==> flow/design.v <==
`timescale 1ns / 1ps
module IDP_encoder_42(   
    input wire[29 - 1 : 0] datain,     
    input wire clock,
    output reg[41:0] codeout     
    );
    reg [3:0] code_reg;
    wire [41 - 4 : 0] code_wire;     
    reg [27 - 1 : 0] r_msb;    
    always @(datain) begin       
        if(datain < 102334155) begin   
            code_reg[3:0] = 4'b0000;
            r_msb = datain; 
        end
        else if( (datain >= 102334155) && (datain < 165580141) ) begin
            code_reg[3:0] = 4'b0001;
            r_msb = datain - 63245986; 
        end
        else if( (datain >= 165580141) && (datain < 267914296) ) begin
            code_reg[3:0] = 4'b1000;
            r_msb = datain - 165580141; 
        end
        else if( (datain >= 267914296) && (datain < (165580141 * 2)) ) begin
            code_reg[3:0] = 4'b1001;
            r_msb = datain - 63245986 - 165580141; 
        end
        else if( (datain >= (165580141 * 2)) && (datain < 433494437) ) begin
            code_reg[3:0] = 4'b0011;
            r_msb = datain - 63245986 - 267914296; 
        end
        else if( (datain >= 433494437) && (datain < (267914296 * 2)) ) begin
            code_reg[3:0] = 4'b1100;
            r_msb = datain - 267914296 - 165580141; 
        end
        else if( (datain >= (267914296 * 2)) && (datain < (267914296 * 2 + 63245986)) ) begin
            code_reg[3:0] = 4'b0110;
            r_msb = datain - (267914296 * 2); 
        end
        else if( (datain >= (267914296 * 2 + 63245986)) && (datain < 701408733) ) begin
            code_reg[3:0] = 4'b0111;
            r_msb = datain - (267914296 * 2) - 63245986; 
        end
        else if( (datain >= 701408733) && (datain < (701408733 + 63245986)) ) begin
            code_reg[3:0] = 4'b1110;
            r_msb = datain - (267914296 * 2) - 165580141; 
        end
        else begin
            code_reg[3:0] = 4'b1111;
            r_msb = datain - (267914296 * 2) - 165580141 - 63245986; 
        end
    end
    wire [26 - 1 : 0] r37;
    wire [26 - 1 : 0] r36;
    wire [25 - 1 : 0] r35;
    wire [24 - 1 : 0] r34;
    wire [24 - 1 : 0] r33;
    wire [23 - 1 : 0] r32;
    wire [22 - 1 : 0] r31;
    wire [22 - 1 : 0] r30;
    wire [21 - 1 : 0] r29;
    wire [20 - 1 : 0] r28;
    wire [19 - 1 : 0] r27;
    wire [19 - 1 : 0] r26;
    wire [18 - 1 : 0] r25;
    wire [17 - 1 : 0] r24;
    wire [17 - 1 : 0] r23;
    wire [16 - 1 : 0] r22;
    wire [15 - 1 : 0] r21;
    wire [15 - 1 : 0] r20;
    wire [14 - 1 : 0] r19;
    wire [13 - 1 : 0] r18;
    wire [13 - 1 : 0] r17;
    wire [12 - 1 : 0] r16;
    wire [11 - 1 : 0] r15;
    wire [10 - 1 : 0] r14;
    wire [10 - 1 : 0] r13;
    wire [9 - 1 : 0] r12;
    wire [8 - 1 : 0] r11;
    wire [8 - 1 : 0] r10;
    wire [7 - 1 : 0] r09;
    wire [6 - 1 : 0] r08;
    wire [6 - 1 : 0] r07;
    wire [5 - 1 : 0] r06;
    wire [4 - 1 : 0] r05;
    wire [3 - 1 : 0] r04;
    wire [3 - 1 : 0] r03;
    wire [2 - 1 : 0] r02;
    wire [1 - 1 : 0] r01;
    assign r37 = (code_wire[37] == 0) ? (r_msb) : (r_msb - 39088169);
    assign r36 = (code_wire[36] == 0) ? (r37) : (r37 - 24157817);
    assign r35 = (code_wire[35] == 0) ? (r36) : (r36 - 14930352);
    assign r34 = (code_wire[34] == 0) ? (r35) : (r35 - 9227465);
    assign r33 = (code_wire[33] == 0) ? (r34) : (r34 - 5702887);
    assign r32 = (code_wire[32] == 0) ? (r33) : (r33 - 3524578);
    assign r31 = (code_wire[31] == 0) ? (r32) : (r32 - 2178309);
    assign r30 = (code_wire[30] == 0) ? (r31) : (r31 - 1346269);
    assign r29 = (code_wire[29] == 0) ? (r30) : (r30 - 832040);
    assign r28 = (code_wire[28] == 0) ? (r29) : (r29 - 514229);
    assign r27 = (code_wire[27] == 0) ? (r28) : (r28 - 317811);
    assign r26 = (code_wire[26] == 0) ? (r27) : (r27 - 196418);
    assign r25 = (code_wire[25] == 0) ? (r26) : (r26 - 121393);
    assign r24 = (code_wire[24] == 0) ? (r25) : (r25 - 75025);
    assign r23 = (code_wire[23] == 0) ? (r24) : (r24 - 46368);
    assign r22 = (code_wire[22] == 0) ? (r23) : (r23 - 28657);
    assign r21 = (code_wire[21] == 0) ? (r22) : (r22 - 17711);
    assign r20 = (code_wire[20] == 0) ? (r21) : (r21 - 10946);
    assign r19 = (code_wire[19] == 0) ? (r20) : (r20 - 6765);
    assign r18 = (code_wire[18] == 0) ? (r19) : (r19 - 4181);
    assign r17 = (code_wire[17] == 0) ? (r18) : (r18 - 2584);
    assign r16 = (code_wire[16] == 0) ? (r17) : (r17 - 1597);
    assign r15 = (code_wire[15] == 0) ? (r16) : (r16 - 987);
    assign r14 = (code_wire[14] == 0) ? (r15) : (r15 - 610);
    assign r13 = (code_wire[13] == 0) ? (r14) : (r14 - 377);
    assign r12 = (code_wire[12] == 0) ? (r13) : (r13 - 233);
    assign r11 = (code_wire[11] == 0) ? (r12) : (r12 - 144);
    assign r10 = (code_wire[10] == 0) ? (r11) : (r11 - 89);
    assign r09 = (code_wire[09] == 0) ? (r10) : (r10 - 55);
    assign r08 = (code_wire[08] == 0) ? (r09) : (r09 - 34);
    assign r07 = (code_wire[07] == 0) ? (r08) : (r08 - 21);
    assign r06 = (code_wire[06] == 0) ? (r07) : (r07 - 13);
    assign r05 = (code_wire[05] == 0) ? (r06) : (r06 - 8);
    assign r04 = (code_wire[04] == 0) ? (r05) : (r05 - 5);
    assign r03 = (code_wire[03] == 0) ? (r04) : (r04 - 3);
    assign r02 = (code_wire[02] == 0) ? (r03) : (r03 - 2);
    assign r01 = (code_wire[01] == 0) ? (r02) : (r02 - 1);
    assign code_wire[37] = (r_msb < 39088169) ? (0) : ( (r_msb >= 63245986) ? (1) : (code_reg[0]) );
    assign code_wire[36] = (r37 < 24157817) ? (0) : ( (r37 >= 39088169) ? (1) : (code_wire[37]) );
    assign code_wire[35] = (r36 < 14930352) ? (0) : ( (r36 >= 24157817) ? (1) : (code_wire[36]) );
    assign code_wire[34] = (r35 < 9227465) ? (0) : ( (r35 >= 14930352) ? (1) : (code_wire[35]) );
    assign code_wire[33] = (r34 < 5702887) ? (0) : ( (r34 >= 9227465) ? (1) : (code_wire[34]) );
    assign code_wire[32] = (r33 < 3524578) ? (0) : ( (r33 >= 5702887) ? (1) : (code_wire[33]) );
    assign code_wire[31] = (r32 < 2178309) ? (0) : ( (r32 >= 3524578) ? (1) : (code_wire[32]) );
    assign code_wire[30] = (r31 < 1346269) ? (0) : ( (r31 >= 2178309) ? (1) : (code_wire[31]) );
    assign code_wire[29] = (r30 < 832040) ? (0) : ( (r30 >= 1346269) ? (1) : (code_wire[30]) );
    assign code_wire[28] = (r29 < 514229) ? (0) : ( (r29 >= 832040) ? (1) : (code_wire[29]) );
    assign code_wire[27] = (r28 < 317811) ? (0) : ( (r28 >= 514229) ? (1) : (code_wire[28]) );
    assign code_wire[26] = (r27 < 196418) ? (0) : ( (r27 >= 317811) ? (1) : (code_wire[27]) );
    assign code_wire[25] = (r26 < 121393) ? (0) : ( (r26 >= 196418) ? (1) : (code_wire[26]) );
    assign code_wire[24] = (r25 < 75025) ? (0) : ( (r25 >= 121393) ? (1) : (code_wire[25]) );
    assign code_wire[23] = (r24 < 46368) ? (0) : ( (r24 >= 75025) ? (1) : (code_wire[24]) );
    assign code_wire[22] = (r23 < 28657) ? (0) : ( (r23 >= 46368) ? (1) : (code_wire[23]) );
    assign code_wire[21] = (r22 < 17711) ? (0) : ( (r22 >= 28657) ? (1) : (code_wire[22]) );
    assign code_wire[20] = (r21 < 10946) ? (0) : ( (r21 >= 17711) ? (1) : (code_wire[21]) );
    assign code_wire[19] = (r20 < 6765) ? (0) : ( (r20 >= 10946) ? (1) : (code_wire[20]) );
    assign code_wire[18] = (r19 < 4181) ? (0) : ( (r19 >= 6765) ? (1) : (code_wire[19]) );
    assign code_wire[17] = (r18 < 2584) ? (0) : ( (r18 >= 4181) ? (1) : (code_wire[18]) );
    assign code_wire[16] = (r17 < 1597) ? (0) : ( (r17 >= 2584) ? (1) : (code_wire[17]) );
    assign code_wire[15] = (r16 < 987) ? (0) : ( (r16 >= 1597) ? (1) : (code_wire[16]) );
    assign code_wire[14] = (r15 < 610) ? (0) : ( (r15 >= 987) ? (1) : (code_wire[15]) );
    assign code_wire[13] = (r14 < 377) ? (0) : ( (r14 >= 610) ? (1) : (code_wire[14]) );
    assign code_wire[12] = (r13 < 233) ? (0) : ( (r13 >= 377) ? (1) : (code_wire[13]) );
    assign code_wire[11] = (r12 < 144) ? (0) : ( (r12 >= 233) ? (1) : (code_wire[12]) );
    assign code_wire[10] = (r11 < 89) ? (0) : ( (r11 >= 144) ? (1) : (code_wire[11]) );
    assign code_wire[9] = (r10 < 55) ? (0) : ( (r10 >= 89) ? (1) : (code_wire[10]) );
    assign code_wire[8] = (r09 < 34) ? (0) : ( (r09 >= 55) ? (1) : (code_wire[9]) );
    assign code_wire[7] = (r08 < 21) ? (0) : ( (r08 >= 34) ? (1) : (code_wire[8]) );
    assign code_wire[6] = (r07 < 13) ? (0) : ( (r07 >= 21) ? (1) : (code_wire[7]) );
    assign code_wire[5] = (r06 < 8) ? (0) : ( (r06 >= 13) ? (1) : (code_wire[6]) );
    assign code_wire[4] = (r05 < 5) ? (0) : ( (r05 >= 8) ? (1) : (code_wire[5]) );
    assign code_wire[3] = (r04 < 3) ? (0) : ( (r04 >= 5) ? (1) : (code_wire[4]) );
    assign code_wire[2] = (r03 < 2) ? (0) : ( (r03 >= 3) ? (1) : (code_wire[3]) );
    assign code_wire[1] = (r02 < 1) ? (0) : ( (r02 >= 2) ? (1) : (code_wire[2]) );
    assign code_wire[0] = r01;
    always @(posedge clock) begin
        codeout[41 - 4 : 0] <= code_wire;
        codeout[41 : 41 - 3] <= code_reg;
    end
endmodule
Wiki page: IDP_encoder_42 / tool data

Reports on IDP_encoder_42
Each step is given for the RTL above and for the edited RTL.
Lines under "orig" count in the file above, lines under "edited" in the edited file.
"change": "edited" minus "orig" as printed here.
Operators: Yosys type, input widths -> output width; for muxes data width and select width s.
Library cell names are shortened.
{"block": "setup", "design": "IDP_encoder_42", "clock": "clock", "library": "sky130hd", "lib_corner": "tt_025C_1v80"}

The edit
The edit as a unified diff against the file above.
The edited RTL no longer does the same as the RTL above: the edit was made by script, with no optimisation intended.
begin of diff
@@ -93,5 +93,5 @@
     assign r33 = (code_wire[33] == 0) ? (r34) : (r34 - 5702887);
     assign r32 = (code_wire[32] == 0) ? (r33) : (r33 - 3524578);
-    assign r31 = (code_wire[31] == 0) ? (r32) : (r32 - 2178309);
+    assign r31 = (r32);
     assign r30 = (code_wire[30] == 0) ? (r31) : (r31 - 1346269);
     assign r29 = (code_wire[29] == 0) ? (r30) : (r30 - 832040);
end of diff

Word level
Source: Yosys, flattened and elaborated, memories not mapped. Widths are those after wreduce; folded enables and synchronous resets count as part of the registers. Registers that Yosys merges into a memory's read port (data or address) are not register bits. Print and check cells do not count. Equal cells are merged and count once.
{"block": "bits", "element": "in_bits", "orig": 30, "edited": 30, "change": 0}
{"block": "bits", "element": "output_inout_bits", "orig": 42, "edited": 42, "change": 0}
{"block": "bits", "element": "wordCells", "orig": 277, "edited": 275, "change": -2}
{"block": "bits", "element": "register_bits", "orig": 42, "edited": 42, "change": 0}
{"block": "op_classes", "element": "muxes", "orig": 129, "edited": 128, "change": -1}
{"block": "op_classes", "element": "compare", "orig": 91, "edited": 91, "change": 0}
{"block": "op_classes", "element": "add_sub_neg", "orig": 47, "edited": 46, "change": -1}
{"block": "op_classes", "element": "n_reduce_logical", "orig": 8, "edited": 8, "change": 0}
{"block": "op_table", "op": "$mux 22", "orig": 2, "edited": 1, "change": -1}
{"block": "op_table", "op": "$sub 22x22->22 const B", "orig": 1, "edited": 0, "change": -1}
{"block": "op_table", "op": "$mux 1", "orig": 77, "edited": 77, "change": 0}
{"block": "op_table", "op": "$mux 27", "orig": 9, "edited": 9, "change": 0}
{"block": "op_table", "op": "$logic_and 1x1->1", "orig": 8, "edited": 8, "change": 0}
{"block": "op_table", "op": "$mux 4", "orig": 8, "edited": 8, "change": 0}
{"block": "op_table", "op": "$sub 27x26->27 const B", "orig": 4, "edited": 4, "change": 0}
{"block": "op_table", "op": "$ge 29x29->1 const B", "orig": 3, "edited": 3, "change": 0}
{"block": "op_table", "op": "$lt 29x29->1 const B", "orig": 3, "edited": 3, "change": 0}
{"block": "op_table", "op": "$lt 29x30->1 const B", "orig": 3, "edited": 3, "change": 0}
{"block": "op_table", "op": "$sub 27x27->27 const B", "orig": 3, "edited": 3, "change": 0}
{"block": "op_table", "op": "$ge 29x28->1 const B", "orig": 2, "edited": 2, "change": 0}
{"block": "op_table", "op": "$ge 29x30->1 const B", "orig": 2, "edited": 2, "change": 0}
{"block": "op_table", "op": "$lt 29x28->1 const B", "orig": 2, "edited": 2, "change": 0}
{"block": "op_table", "op": "$lt 3x2->1 const B", "orig": 2, "edited": 2, "change": 0}
{"block": "op_table", "op": "$mux 10", "orig": 2, "edited": 2, "change": 0}
{"block": "op_table", "op": "$mux 13", "orig": 2, "edited": 2, "change": 0}
{"block": "op_table", "op": "$mux 15", "orig": 2, "edited": 2, "change": 0}
{"block": "op_table", "op": "$mux 17", "orig": 2, "edited": 2, "change": 0}
{"block": "op_table", "op": "$mux 19", "orig": 2, "edited": 2, "change": 0}
{"block": "op_table", "op": "$mux 24", "orig": 2, "edited": 2, "change": 0}
{"block": "op_table", "op": "$mux 26", "orig": 2, "edited": 2, "change": 0}
{"block": "op_table", "op": "$mux 3", "orig": 2, "edited": 2, "change": 0}
{"block": "op_table", "op": "$mux 6", "orig": 2, "edited": 2, "change": 0}
{"block": "op_table", "op": "$mux 8", "orig": 2, "edited": 2, "change": 0}
{"block": "op_table", "op": "$sub 27x25->27 const B", "orig": 2, "edited": 2, "change": 0}
{"block": "op_table", "op": "$ge 10x10->1 const B", "orig": 1, "edited": 1, "change": 0}
{"block": "op_table", "op": "$ge 10x9->1 const B", "orig": 1, "edited": 1, "change": 0}
Not every row of either side is listed.

Longest topological paths
Longest topological path by Yosys (ltp), each cell counted once; first at word level (registers and memories cut), then after technology mapping (sequential cells cut; the memories' decode and read muxes count).
{"block": "depth", "element": "depth_word", "orig": 160, "edited": 158, "change": -2}
{"block": "depth", "element": "ABC_AREA", "orig": "0", "edited": "0"}
{"block": "depth", "element": "mapped_depth", "orig": 325, "edited": 329, "change": 4}
{"block": "depth", "element": "mapped_depth_nobuf", "orig": 276, "edited": 282, "change": 6}

Synthesis result
Source: synth_stat.txt of the flow (Yosys; design flattened, memories mapped). It holds for the ABC_AREA given above (unset counts as 0); a run with the other value may have another netlist.
{"block": "synth_totals", "element": "cells", "orig": 6063, "edited": 6019, "change": -44}
{"block": "synth_totals", "element": "ffs", "orig": 42, "edited": 42, "change": 0}
{"block": "synth_totals", "element": "buffers", "orig": 311, "edited": 315, "change": 4}
{"block": "synth_totals", "element": "area_um2", "orig": 43469.2, "edited": 40516.4, "change": -2952.8}
{"block": "synth_totals", "element": "sequential_area_um2", "orig": 840.8, "edited": 840.8, "change": 0.0}
{"block": "types", "cell": "clkbuf_1", "orig": 77, "edited": 163, "change": 86}
{"block": "types", "cell": "buf_6", "orig": 80, "edited": 8, "change": -72}
{"block": "types", "cell": "nand2_1", "orig": 467, "edited": 531, "change": 64}
{"block": "types", "cell": "nor2_1", "orig": 551, "edited": 512, "change": -39}
{"block": "types", "cell": "buf_2", "orig": 59, "edited": 95, "change": 36}
{"block": "types", "cell": "xnor2_1", "orig": 457, "edited": 492, "change": 35}
{"block": "types", "cell": "o21ai_1", "orig": 84, "edited": 116, "change": 32}
{"block": "types", "cell": "buf_4", "orig": 52, "edited": 26, "change": -26}
{"block": "types", "cell": "nand2b_1", "orig": 55, "edited": 78, "change": 23}
{"block": "types", "cell": "o211ai_1", "orig": 105, "edited": 83, "change": -22}
{"block": "types", "cell": "or2_2", "orig": 60, "edited": 38, "change": -22}
{"block": "types", "cell": "a21o_2", "orig": 22, "edited": 0, "change": -22}
{"block": "types", "cell": "a21oi_1", "orig": 330, "edited": 351, "change": 21}
{"block": "types", "cell": "nor2b_1", "orig": 23, "edited": 44, "change": 21}
{"block": "types", "cell": "a21o_1", "orig": 76, "edited": 95, "change": 19}
{"block": "types", "cell": "a21oi_2", "orig": 27, "edited": 8, "change": -19}
{"block": "types", "cell": "nor4_1", "orig": 86, "edited": 68, "change": -18}
{"block": "types", "cell": "a311oi_1", "orig": 27, "edited": 45, "change": 18}
Not every row of either side is listed.

Worst setup path after synthesis
Path of least setup slack by OpenSTA after synthesis, without wires, with an ideal clock, recovery checks aside; 20% of the period is set as input and as output delay. Where synthesis merged equal registers, the netlist keeps one of their names.
{"block": "synth_path", "element": "path_kind", "orig": "input port to flip-flop", "edited": "input port to flip-flop"}
{"block": "synth_path", "element": "from", "orig": "input port datain[2]", "edited": "input port datain[1]"}
{"block": "synth_path", "element": "to", "orig": "register codeout[0]", "edited": "register codeout[0]"}
{"block": "synth_path", "element": "clock_period_ns", "orig": 70.0, "edited": 70.0, "change": 0.0}
{"block": "synth_path", "element": "setup_time_ns", "orig": 0.122, "edited": 0.128, "change": 0.006}
{"block": "synth_path", "element": "in_delay_ns", "orig": 14.000, "edited": 14.000, "change": 0.000}
{"block": "synth_path", "element": "n_path_buf", "orig": 47, "edited": 44, "change": -3}
{"block": "synth_path", "element": "t_arrival_ns", "orig": 73.178, "edited": 74.402, "change": 1.224}
{"block": "synth_path", "element": "path_delay_ns", "orig": 59.300, "edited": 60.530, "change": 1.230}
{"block": "synth_path", "element": "setup_slack_ns", "orig": -3.300, "edited": -4.530, "change": -1.230}
{"block": "synth_path", "element": "path_stages", "orig": 303, "edited": 301, "change": -2}
{"block": "synth_path", "element": "t_first_pin_ns", "orig": 14.000, "edited": 14.000, "change": 0.000}
{"block": "synth_path", "element": "t_required_ns", "orig": 69.878, "edited": 69.872, "change": -0.006}
{"block": "synth_path", "element": "synth_period_reached_ns", "orig": 73.3, "edited": 74.53, "change": 1.23}
"path_delay_ns" is the arrival time less input delay plus setup time.
"path_stages": output pins that drive a net of the path, with the launching flip-flop's if there is one; two outputs of one cell count as two.
"synth_period_reached_ns" = period - worst setup slack (recovery checks aside). The figure is calculated, with input and output delays left at 20% of the set period.
The rows between start and end are the longest chain of elaborated cells between them; the timing report does not say that the signal goes this way. Where chains are equally long, one stands for them.
A line is the first line of the expression or statement that the cell stems from. Yosys adds cells for indexed reads and writes and turns some case tables into memories.
{"block": "synth_via_orig", "cell_sequence": "buf_2 > inv_1 > ha_1 > buf_4 > xor2_1 > ha_1 > nand2b_1 > a221oi_1 > o21ai_1 > a21oi_1 > nor3_1 > o41a_1 > a41o_4 > or4_4 > o211ai_4 > a2111o_4 > a31oi_4 > a21oi_4 > (+267 left out) > a21oi_1 > ha_1 > o32a_1 > o211ai_2 > buf_4 > mux2_2 > ha_1 > or2_1 > o211ai_2 > nand3_2 > mux2i_4 > inv_2 > ha_1 > inv_1 > a21oi_1 > a31oi_1 > o32ai_1 > a221o_1", "elab_chain_cells": 160, "cone_cells": 275, "classes_between": "add/sub (47); compare (91); mux (129); reduce/logical (8)"}
{"block": "synth_lines_orig", "element": "from (decl)", "line": 3, "source": "input wire[29 - 1 : 0] datain,"}
{"block": "synth_lines_orig", "element": "$sub 27x27->27", "line": 49, "source": "r_msb = datain - (267914296 * 2) - 165580141 - 63245986;"}
{"block": "synth_lines_orig", "element": "$sub 27x26->27", "line": 49}
{"block": "synth_lines_orig", "element": "$sub 27x27->27", "line": 49}
{"block": "synth_lines_orig", "element": "$mux 27", "line": 43, "source": "else if( (datain >= 701408733) && (datain < (701408733 + 63245986)) ) begin"}
{"block": "synth_lines_orig", "element": "$mux 27", "line": 39, "source": "else if( (datain >= (267914296 * 2 + 63245986)) && (datain < 701408733) ) begin"}
{"block": "synth_lines_orig", "element": "$mux 27", "line": 35, "source": "else if( (datain >= (267914296 * 2)) && (datain < (267914296 * 2 + 63245986)) ) begin"}
{"block": "synth_lines_orig", "element": "$mux 27", "line": 31, "source": "else if( (datain >= 433494437) && (datain < (267914296 * 2)) ) begin"}
{"block": "synth_lines_orig", "element": "(+144 left out)"}
{"block": "synth_lines_orig", "element": "$mux 3", "line": 123, "source": "assign r03 = (code_wire[03] == 0) ? (r04) : (r04 - 3);"}
{"block": "synth_lines_orig", "element": "$ge 3x2->1", "line": 161, "source": "assign code_wire[2] = (r03 < 2) ? (0) : ( (r03 >= 3) ? (1) : (code_wire[3]) );"}
{"block": "synth_lines_orig", "element": "$mux 1 x2", "line": 161}
{"block": "synth_lines_orig", "element": "$mux 2", "line": 124, "source": "assign r02 = (code_wire[02] == 0) ? (r03) : (r03 - 2);"}
{"block": "synth_lines_orig", "element": "$ge 2x2->1", "line": 162, "source": "assign code_wire[1] = (r02 < 1) ? (0) : ( (r02 >= 2) ? (1) : (code_wire[2]) );"}
{"block": "synth_lines_orig", "element": "$mux 1 x2", "line": 162}
{"block": "synth_lines_orig", "element": "$mux 1", "line": 125, "source": "assign r01 = (code_wire[01] == 0) ? (r02) : (r02 - 1);"}
{"block": "synth_lines_orig", "element": "to (assign)", "line": 165, "source": "codeout[41 - 4 : 0] <= code_wire;"}
{"block": "synth_lines_orig", "element": "to (decl)", "line": 5, "source": "output reg[41:0] codeout"}
Some nets on the timed path still bear RTL names; the line given drives or declares the net.
{"block": "synth_named_nets_orig", "net": "code_wire[37]", "line": 126, "source": "assign code_wire[37] = (r_msb < 39088169) ? (0) : ( (r_msb >= 63245986) ? (1) : (code_reg[0]) );"}
{"block": "synth_named_nets_orig", "net": "code_wire[31]", "line": 132, "source": "assign code_wire[31] = (r32 < 2178309) ? (0) : ( (r32 >= 3524578) ? (1) : (code_wire[32]) );"}
{"block": "synth_named_nets_orig", "net": "code_wire[28]", "line": 135, "source": "assign code_wire[28] = (r29 < 514229) ? (0) : ( (r29 >= 832040) ? (1) : (code_wire[29]) );"}
{"block": "synth_named_nets_orig", "net": "code_wire[25]", "line": 138, "source": "assign code_wire[25] = (r26 < 121393) ? (0) : ( (r26 >= 196418) ? (1) : (code_wire[26]) );"}
{"block": "synth_named_nets_orig", "net": "code_wire[24]", "line": 139, "source": "assign code_wire[24] = (r25 < 75025) ? (0) : ( (r25 >= 121393) ? (1) : (code_wire[25]) );"}
{"block": "synth_via_edited", "cell_sequence": "clkbuf_1 > inv_1 > ha_1 > clkbuf_1 > or4b_1 > a2111o_1 > a2bb2oi_1 > a211oi_2 > a21oi_1 > o211ai_1 > xnor2_1 > a211oi_1 > a21oi_1 > nand2_1 > or3_1 > o211a_1 > buf_4 > a21oi_4 > (+265 left out) > a21oi_1 > ha_1 > o311ai_1 > a221o_1 > a21o_1 > nand2_1 > mux2_2 > ha_1 > nand2b_1 > a31oi_2 > xnor2_1 > inv_1 > ha_1 > inv_1 > nand2_1 > a32oi_1 > a21boi_1 > o211ai_1", "elab_chain_cells": 158, "cone_cells": 273, "classes_between": "add/sub (46); compare (91); mux (128); reduce/logical (8)"}
{"block": "synth_lines_edited", "element": "from (decl)", "line": 3, "source": "input wire[29 - 1 : 0] datain,"}
{"block": "synth_lines_edited", "element": "$sub 27x27->27", "line": 49, "source": "r_msb = datain - (267914296 * 2) - 165580141 - 63245986;"}
{"block": "synth_lines_edited", "element": "$sub 27x26->27", "line": 49}
{"block": "synth_lines_edited", "element": "$sub 27x27->27", "line": 49}
{"block": "synth_lines_edited", "element": "$mux 27", "line": 43, "source": "else if( (datain >= 701408733) && (datain < (701408733 + 63245986)) ) begin"}
{"block": "synth_lines_edited", "element": "$mux 27", "line": 39, "source": "else if( (datain >= (267914296 * 2 + 63245986)) && (datain < 701408733) ) begin"}
{"block": "synth_lines_edited", "element": "$mux 27", "line": 35, "source": "else if( (datain >= (267914296 * 2)) && (datain < (267914296 * 2 + 63245986)) ) begin"}
{"block": "synth_lines_edited", "element": "$mux 27", "line": 31, "source": "else if( (datain >= 433494437) && (datain < (267914296 * 2)) ) begin"}
{"block": "synth_lines_edited", "element": "(+142 left out)"}
{"block": "synth_lines_edited", "element": "$mux 3", "line": 123, "source": "assign r03 = (code_wire[03] == 0) ? (r04) : (r04 - 3);"}
{"block": "synth_lines_edited", "element": "$ge 3x2->1", "line": 161, "source": "assign code_wire[2] = (r03 < 2) ? (0) : ( (r03 >= 3) ? (1) : (code_wire[3]) );"}
{"block": "synth_lines_edited", "element": "$mux 1 x2", "line": 161}
{"block": "synth_lines_edited", "element": "$mux 2", "line": 124, "source": "assign r02 = (code_wire[02] == 0) ? (r03) : (r03 - 2);"}
{"block": "synth_lines_edited", "element": "$ge 2x2->1", "line": 162, "source": "assign code_wire[1] = (r02 < 1) ? (0) : ( (r02 >= 2) ? (1) : (code_wire[2]) );"}
{"block": "synth_lines_edited", "element": "$mux 1 x2", "line": 162}
{"block": "synth_lines_edited", "element": "$mux 1", "line": 125, "source": "assign r01 = (code_wire[01] == 0) ? (r02) : (r02 - 1);"}
{"block": "synth_lines_edited", "element": "to (assign)", "line": 165, "source": "codeout[41 - 4 : 0] <= code_wire;"}
{"block": "synth_lines_edited", "element": "to (decl)", "line": 5, "source": "output reg[41:0] codeout"}
{"block": "synth_named_nets_edited", "net": "code_wire[32]", "line": 131, "source": "assign code_wire[32] = (r33 < 3524578) ? (0) : ( (r33 >= 5702887) ? (1) : (code_wire[33]) );"}
{"block": "synth_named_nets_edited", "net": "code_wire[27]", "line": 136, "source": "assign code_wire[27] = (r28 < 317811) ? (0) : ( (r28 >= 514229) ? (1) : (code_wire[28]) );"}
{"block": "synth_named_nets_edited", "net": "code_wire[25]", "line": 138, "source": "assign code_wire[25] = (r26 < 121393) ? (0) : ( (r26 >= 196418) ? (1) : (code_wire[26]) );"}
{"block": "synth_named_nets_edited", "net": "code_wire[24]", "line": 139, "source": "assign code_wire[24] = (r25 < 75025) ? (0) : ( (r25 >= 121393) ? (1) : (code_wire[25]) );"}
{"block": "synth_named_nets_edited", "net": "code_wire[19]", "line": 144, "source": "assign code_wire[19] = (r20 < 6765) ? (0) : ( (r20 >= 10946) ? (1) : (code_wire[20]) );"}

Path in the finished layout
From the final timing report of each run of pair 1: the path of least setup slack in the routed layout; clock arrival at registers is part of the times.
{"block": "layout_path", "element": "path_kind", "orig": "input port to flip-flop", "edited": "input port to flip-flop"}
{"block": "layout_path", "element": "from", "orig": "input port datain[6]", "edited": "input port datain[4]"}
{"block": "layout_path", "element": "to", "orig": "register codeout[0]", "edited": "register codeout[0]"}
{"block": "layout_path", "element": "setup_time_ns", "orig": 0.10, "edited": 0.12, "change": 0.02}
{"block": "layout_path", "element": "clock_period_ns", "orig": 70.0, "edited": 70.0, "change": 0.0}
{"block": "layout_path", "element": "t_first_pin_ns", "orig": 14.00, "edited": 14.00, "change": 0.00}
{"block": "layout_path", "element": "t_required_ns", "orig": 70.29, "edited": 70.23, "change": -0.06}
{"block": "layout_path", "element": "n_path_buf", "orig": 13, "edited": 17, "change": 4}
{"block": "layout_path", "element": "t_arrival_ns", "orig": 67.79, "edited": 67.71, "change": -0.08}
{"block": "layout_path", "element": "setup_slack_ns", "orig": 2.50, "edited": 2.52, "change": 0.02}
{"block": "layout_path", "element": "in_delay_ns", "orig": 14.00, "edited": 14.00, "change": 0.00}
{"block": "layout_path", "element": "path_stages", "orig": 249, "edited": 249, "change": 0}
The rows between start and end are the longest chain of elaborated cells between them; the timing report does not say that the signal goes this way. Where chains are equally long, one stands for them.
{"block": "layout_via_orig", "cell_sequence": "clkdlybuf4s50_1 > nand2_1 > a2111oi_0 > nand4b_1 > nand2_4 > o211ai_1 > buf_4 > o41a_1 > a41o_4 > or4_4 > o211ai_4 > a2111o_4 > a31oi_4 > a21oi_4 > buf_4 > xnor2_2 > inv_1 > ha_1 > (+213 left out) > xnor2_2 > ha_2 > inv_1 > a21oi_1 > o32a_1 > o211ai_4 > mux2_4 > ha_1 > or2_1 > o211ai_2 > nand3_4 > mux2i_4 > inv_2 > ha_1 > nand2_1 > o21ai_0 > a21o_1 > a221o_1", "elab_chain_cells": 160, "cone_cells": 275, "classes_between": "add/sub (47); compare (91); mux (129); reduce/logical (8)"}
{"block": "layout_lines_orig", "element": "from (decl)", "line": 3, "source": "input wire[29 - 1 : 0] datain,"}
{"block": "layout_lines_orig", "element": "$sub 27x27->27", "line": 49, "source": "r_msb = datain - (267914296 * 2) - 165580141 - 63245986;"}
{"block": "layout_lines_orig", "element": "$sub 27x26->27", "line": 49}
{"block": "layout_lines_orig", "element": "$sub 27x27->27", "line": 49}
{"block": "layout_lines_orig", "element": "$mux 27", "line": 43, "source": "else if( (datain >= 701408733) && (datain < (701408733 + 63245986)) ) begin"}
{"block": "layout_lines_orig", "element": "$mux 27", "line": 39, "source": "else if( (datain >= (267914296 * 2 + 63245986)) && (datain < 701408733) ) begin"}
{"block": "layout_lines_orig", "element": "$mux 27", "line": 35, "source": "else if( (datain >= (267914296 * 2)) && (datain < (267914296 * 2 + 63245986)) ) begin"}
{"block": "layout_lines_orig", "element": "$mux 27", "line": 31, "source": "else if( (datain >= 433494437) && (datain < (267914296 * 2)) ) begin"}
{"block": "layout_lines_orig", "element": "(+144 left out)"}
{"block": "layout_lines_orig", "element": "$mux 3", "line": 123, "source": "assign r03 = (code_wire[03] == 0) ? (r04) : (r04 - 3);"}
{"block": "layout_lines_orig", "element": "$ge 3x2->1", "line": 161, "source": "assign code_wire[2] = (r03 < 2) ? (0) : ( (r03 >= 3) ? (1) : (code_wire[3]) );"}
{"block": "layout_lines_orig", "element": "$mux 1 x2", "line": 161}
{"block": "layout_lines_orig", "element": "$mux 2", "line": 124, "source": "assign r02 = (code_wire[02] == 0) ? (r03) : (r03 - 2);"}
{"block": "layout_lines_orig", "element": "$ge 2x2->1", "line": 162, "source": "assign code_wire[1] = (r02 < 1) ? (0) : ( (r02 >= 2) ? (1) : (code_wire[2]) );"}
{"block": "layout_lines_orig", "element": "$mux 1 x2", "line": 162}
{"block": "layout_lines_orig", "element": "$mux 1", "line": 125, "source": "assign r01 = (code_wire[01] == 0) ? (r02) : (r02 - 1);"}
{"block": "layout_lines_orig", "element": "to (assign)", "line": 165, "source": "codeout[41 - 4 : 0] <= code_wire;"}
{"block": "layout_lines_orig", "element": "to (decl)", "line": 5, "source": "output reg[41:0] codeout"}
Some nets on the timed path still bear RTL names; the line given drives or declares the net.
{"block": "layout_named_nets_orig", "net": "code_wire[14]", "line": 149, "source": "assign code_wire[14] = (r15 < 610) ? (0) : ( (r15 >= 987) ? (1) : (code_wire[15]) );"}
{"block": "layout_named_nets_orig", "net": "code_wire[13]", "line": 150, "source": "assign code_wire[13] = (r14 < 377) ? (0) : ( (r14 >= 610) ? (1) : (code_wire[14]) );"}
{"block": "layout_named_nets_orig", "net": "code_wire[8]", "line": 155, "source": "assign code_wire[8] = (r09 < 34) ? (0) : ( (r09 >= 55) ? (1) : (code_wire[9]) );"}
{"block": "layout_via_edited", "cell_sequence": "clkdlybuf4s50_1 > buf_6 > ha_4 > buf_4 > nand3_1 > a221o_1 > and3_1 > and4_1 > o221a_2 > xnor2_1 > nor2_1 > o22a_2 > or4b_1 > a21oi_2 > o211a_1 > or2_1 > buf_4 > nand2_1 > (+213 left out) > a21oi_4 > ha_4 > o311ai_1 > a221o_1 > a21o_1 > nand2_2 > mux2_2 > ha_2 > nand2b_1 > a31oi_4 > xnor2_2 > inv_1 > ha_1 > inv_1 > nand2_1 > a32oi_1 > a21boi_1 > o211ai_1", "elab_chain_cells": 158, "cone_cells": 273, "classes_between": "add/sub (46); compare (91); mux (128); reduce/logical (8)"}
{"block": "layout_lines_edited", "element": "from (decl)", "line": 3, "source": "input wire[29 - 1 : 0] datain,"}
{"block": "layout_lines_edited", "element": "$sub 27x27->27", "line": 49, "source": "r_msb = datain - (267914296 * 2) - 165580141 - 63245986;"}
{"block": "layout_lines_edited", "element": "$sub 27x26->27", "line": 49}
{"block": "layout_lines_edited", "element": "$sub 27x27->27", "line": 49}
{"block": "layout_lines_edited", "element": "$mux 27", "line": 43, "source": "else if( (datain >= 701408733) && (datain < (701408733 + 63245986)) ) begin"}
{"block": "layout_lines_edited", "element": "$mux 27", "line": 39, "source": "else if( (datain >= (267914296 * 2 + 63245986)) && (datain < 701408733) ) begin"}
{"block": "layout_lines_edited", "element": "$mux 27", "line": 35, "source": "else if( (datain >= (267914296 * 2)) && (datain < (267914296 * 2 + 63245986)) ) begin"}
{"block": "layout_lines_edited", "element": "$mux 27", "line": 31, "source": "else if( (datain >= 433494437) && (datain < (267914296 * 2)) ) begin"}
{"block": "layout_lines_edited", "element": "(+142 left out)"}
{"block": "layout_lines_edited", "element": "$mux 3", "line": 123, "source": "assign r03 = (code_wire[03] == 0) ? (r04) : (r04 - 3);"}
{"block": "layout_lines_edited", "element": "$ge 3x2->1", "line": 161, "source": "assign code_wire[2] = (r03 < 2) ? (0) : ( (r03 >= 3) ? (1) : (code_wire[3]) );"}
{"block": "layout_lines_edited", "element": "$mux 1 x2", "line": 161}
{"block": "layout_lines_edited", "element": "$mux 2", "line": 124, "source": "assign r02 = (code_wire[02] == 0) ? (r03) : (r03 - 2);"}
{"block": "layout_lines_edited", "element": "$ge 2x2->1", "line": 162, "source": "assign code_wire[1] = (r02 < 1) ? (0) : ( (r02 >= 2) ? (1) : (code_wire[2]) );"}
{"block": "layout_lines_edited", "element": "$mux 1 x2", "line": 162}
{"block": "layout_lines_edited", "element": "$mux 1", "line": 125, "source": "assign r01 = (code_wire[01] == 0) ? (r02) : (r02 - 1);"}
{"block": "layout_lines_edited", "element": "to (assign)", "line": 165, "source": "codeout[41 - 4 : 0] <= code_wire;"}
{"block": "layout_lines_edited", "element": "to (decl)", "line": 5, "source": "output reg[41:0] codeout"}
{"block": "layout_named_nets_edited", "net": "code_wire[9]", "line": 154, "source": "assign code_wire[9] = (r10 < 55) ? (0) : ( (r10 >= 89) ? (1) : (code_wire[10]) );"}
{"block": "layout_named_nets_edited", "net": "code_wire[7]", "line": 156, "source": "assign code_wire[7] = (r08 < 21) ? (0) : ( (r08 >= 34) ? (1) : (code_wire[8]) );"}
{"block": "layout_named_nets_edited", "net": "code_wire[4]", "line": 159, "source": "assign code_wire[4] = (r05 < 5) ? (0) : ( (r05 >= 8) ? (1) : (code_wire[5]) );"}

Flow runs
Both versions went through the flow (Yosys, OpenROAD) with the same settings in each pair. Constraints: input delay and output delay 20% of the set period each, output load 0.01 pF.
{"block": "settings_pair_1", "CORE_UTILIZATION": 40, "CTS_CLUSTER_DIAMETER": 60, "CTS_CLUSTER_SIZE": 10, "period_ns": 70.0, "CAP_MARGIN": 20, "CORE_MARGIN": 2, "SLEW_MARGIN": 20}
{"block": "results_pair_1", "element": "final_util_pct", "orig": 47.9, "edited": 48.5, "change": 0.6}
{"block": "results_pair_1", "element": "final_hold_ws_ns", "orig": 14.766, "edited": 14.688, "change": -0.078}
{"block": "results_pair_1", "element": "design.die.area_um2", "orig": 111326.0, "edited": 103852.0, "change": -7474.0}
{"block": "results_pair_1", "element": "post_synth_area_um2", "orig": 43469.2, "edited": 40516.4, "change": -2952.8}
{"block": "results_pair_1", "element": "timing.setup.tns_ns", "orig": 0.000, "edited": 0.000, "change": 0.000}
{"block": "results_pair_1", "element": "finish.stdcell_area_um2", "orig": 51384.3, "edited": 48601.6, "change": -2782.7}
{"block": "results_pair_1", "element": "timing.achieved_period_ns", "orig": 67.501, "edited": 67.484, "change": -0.017}
{"block": "results_pair_1", "element": "final_setup_ws_ns", "orig": 2.499, "edited": 2.516, "change": 0.017}
"timing.achieved_period_ns" means the clock period less the worst setup slack. The figure is calculated, with input and output delays left at 20% of the set period.
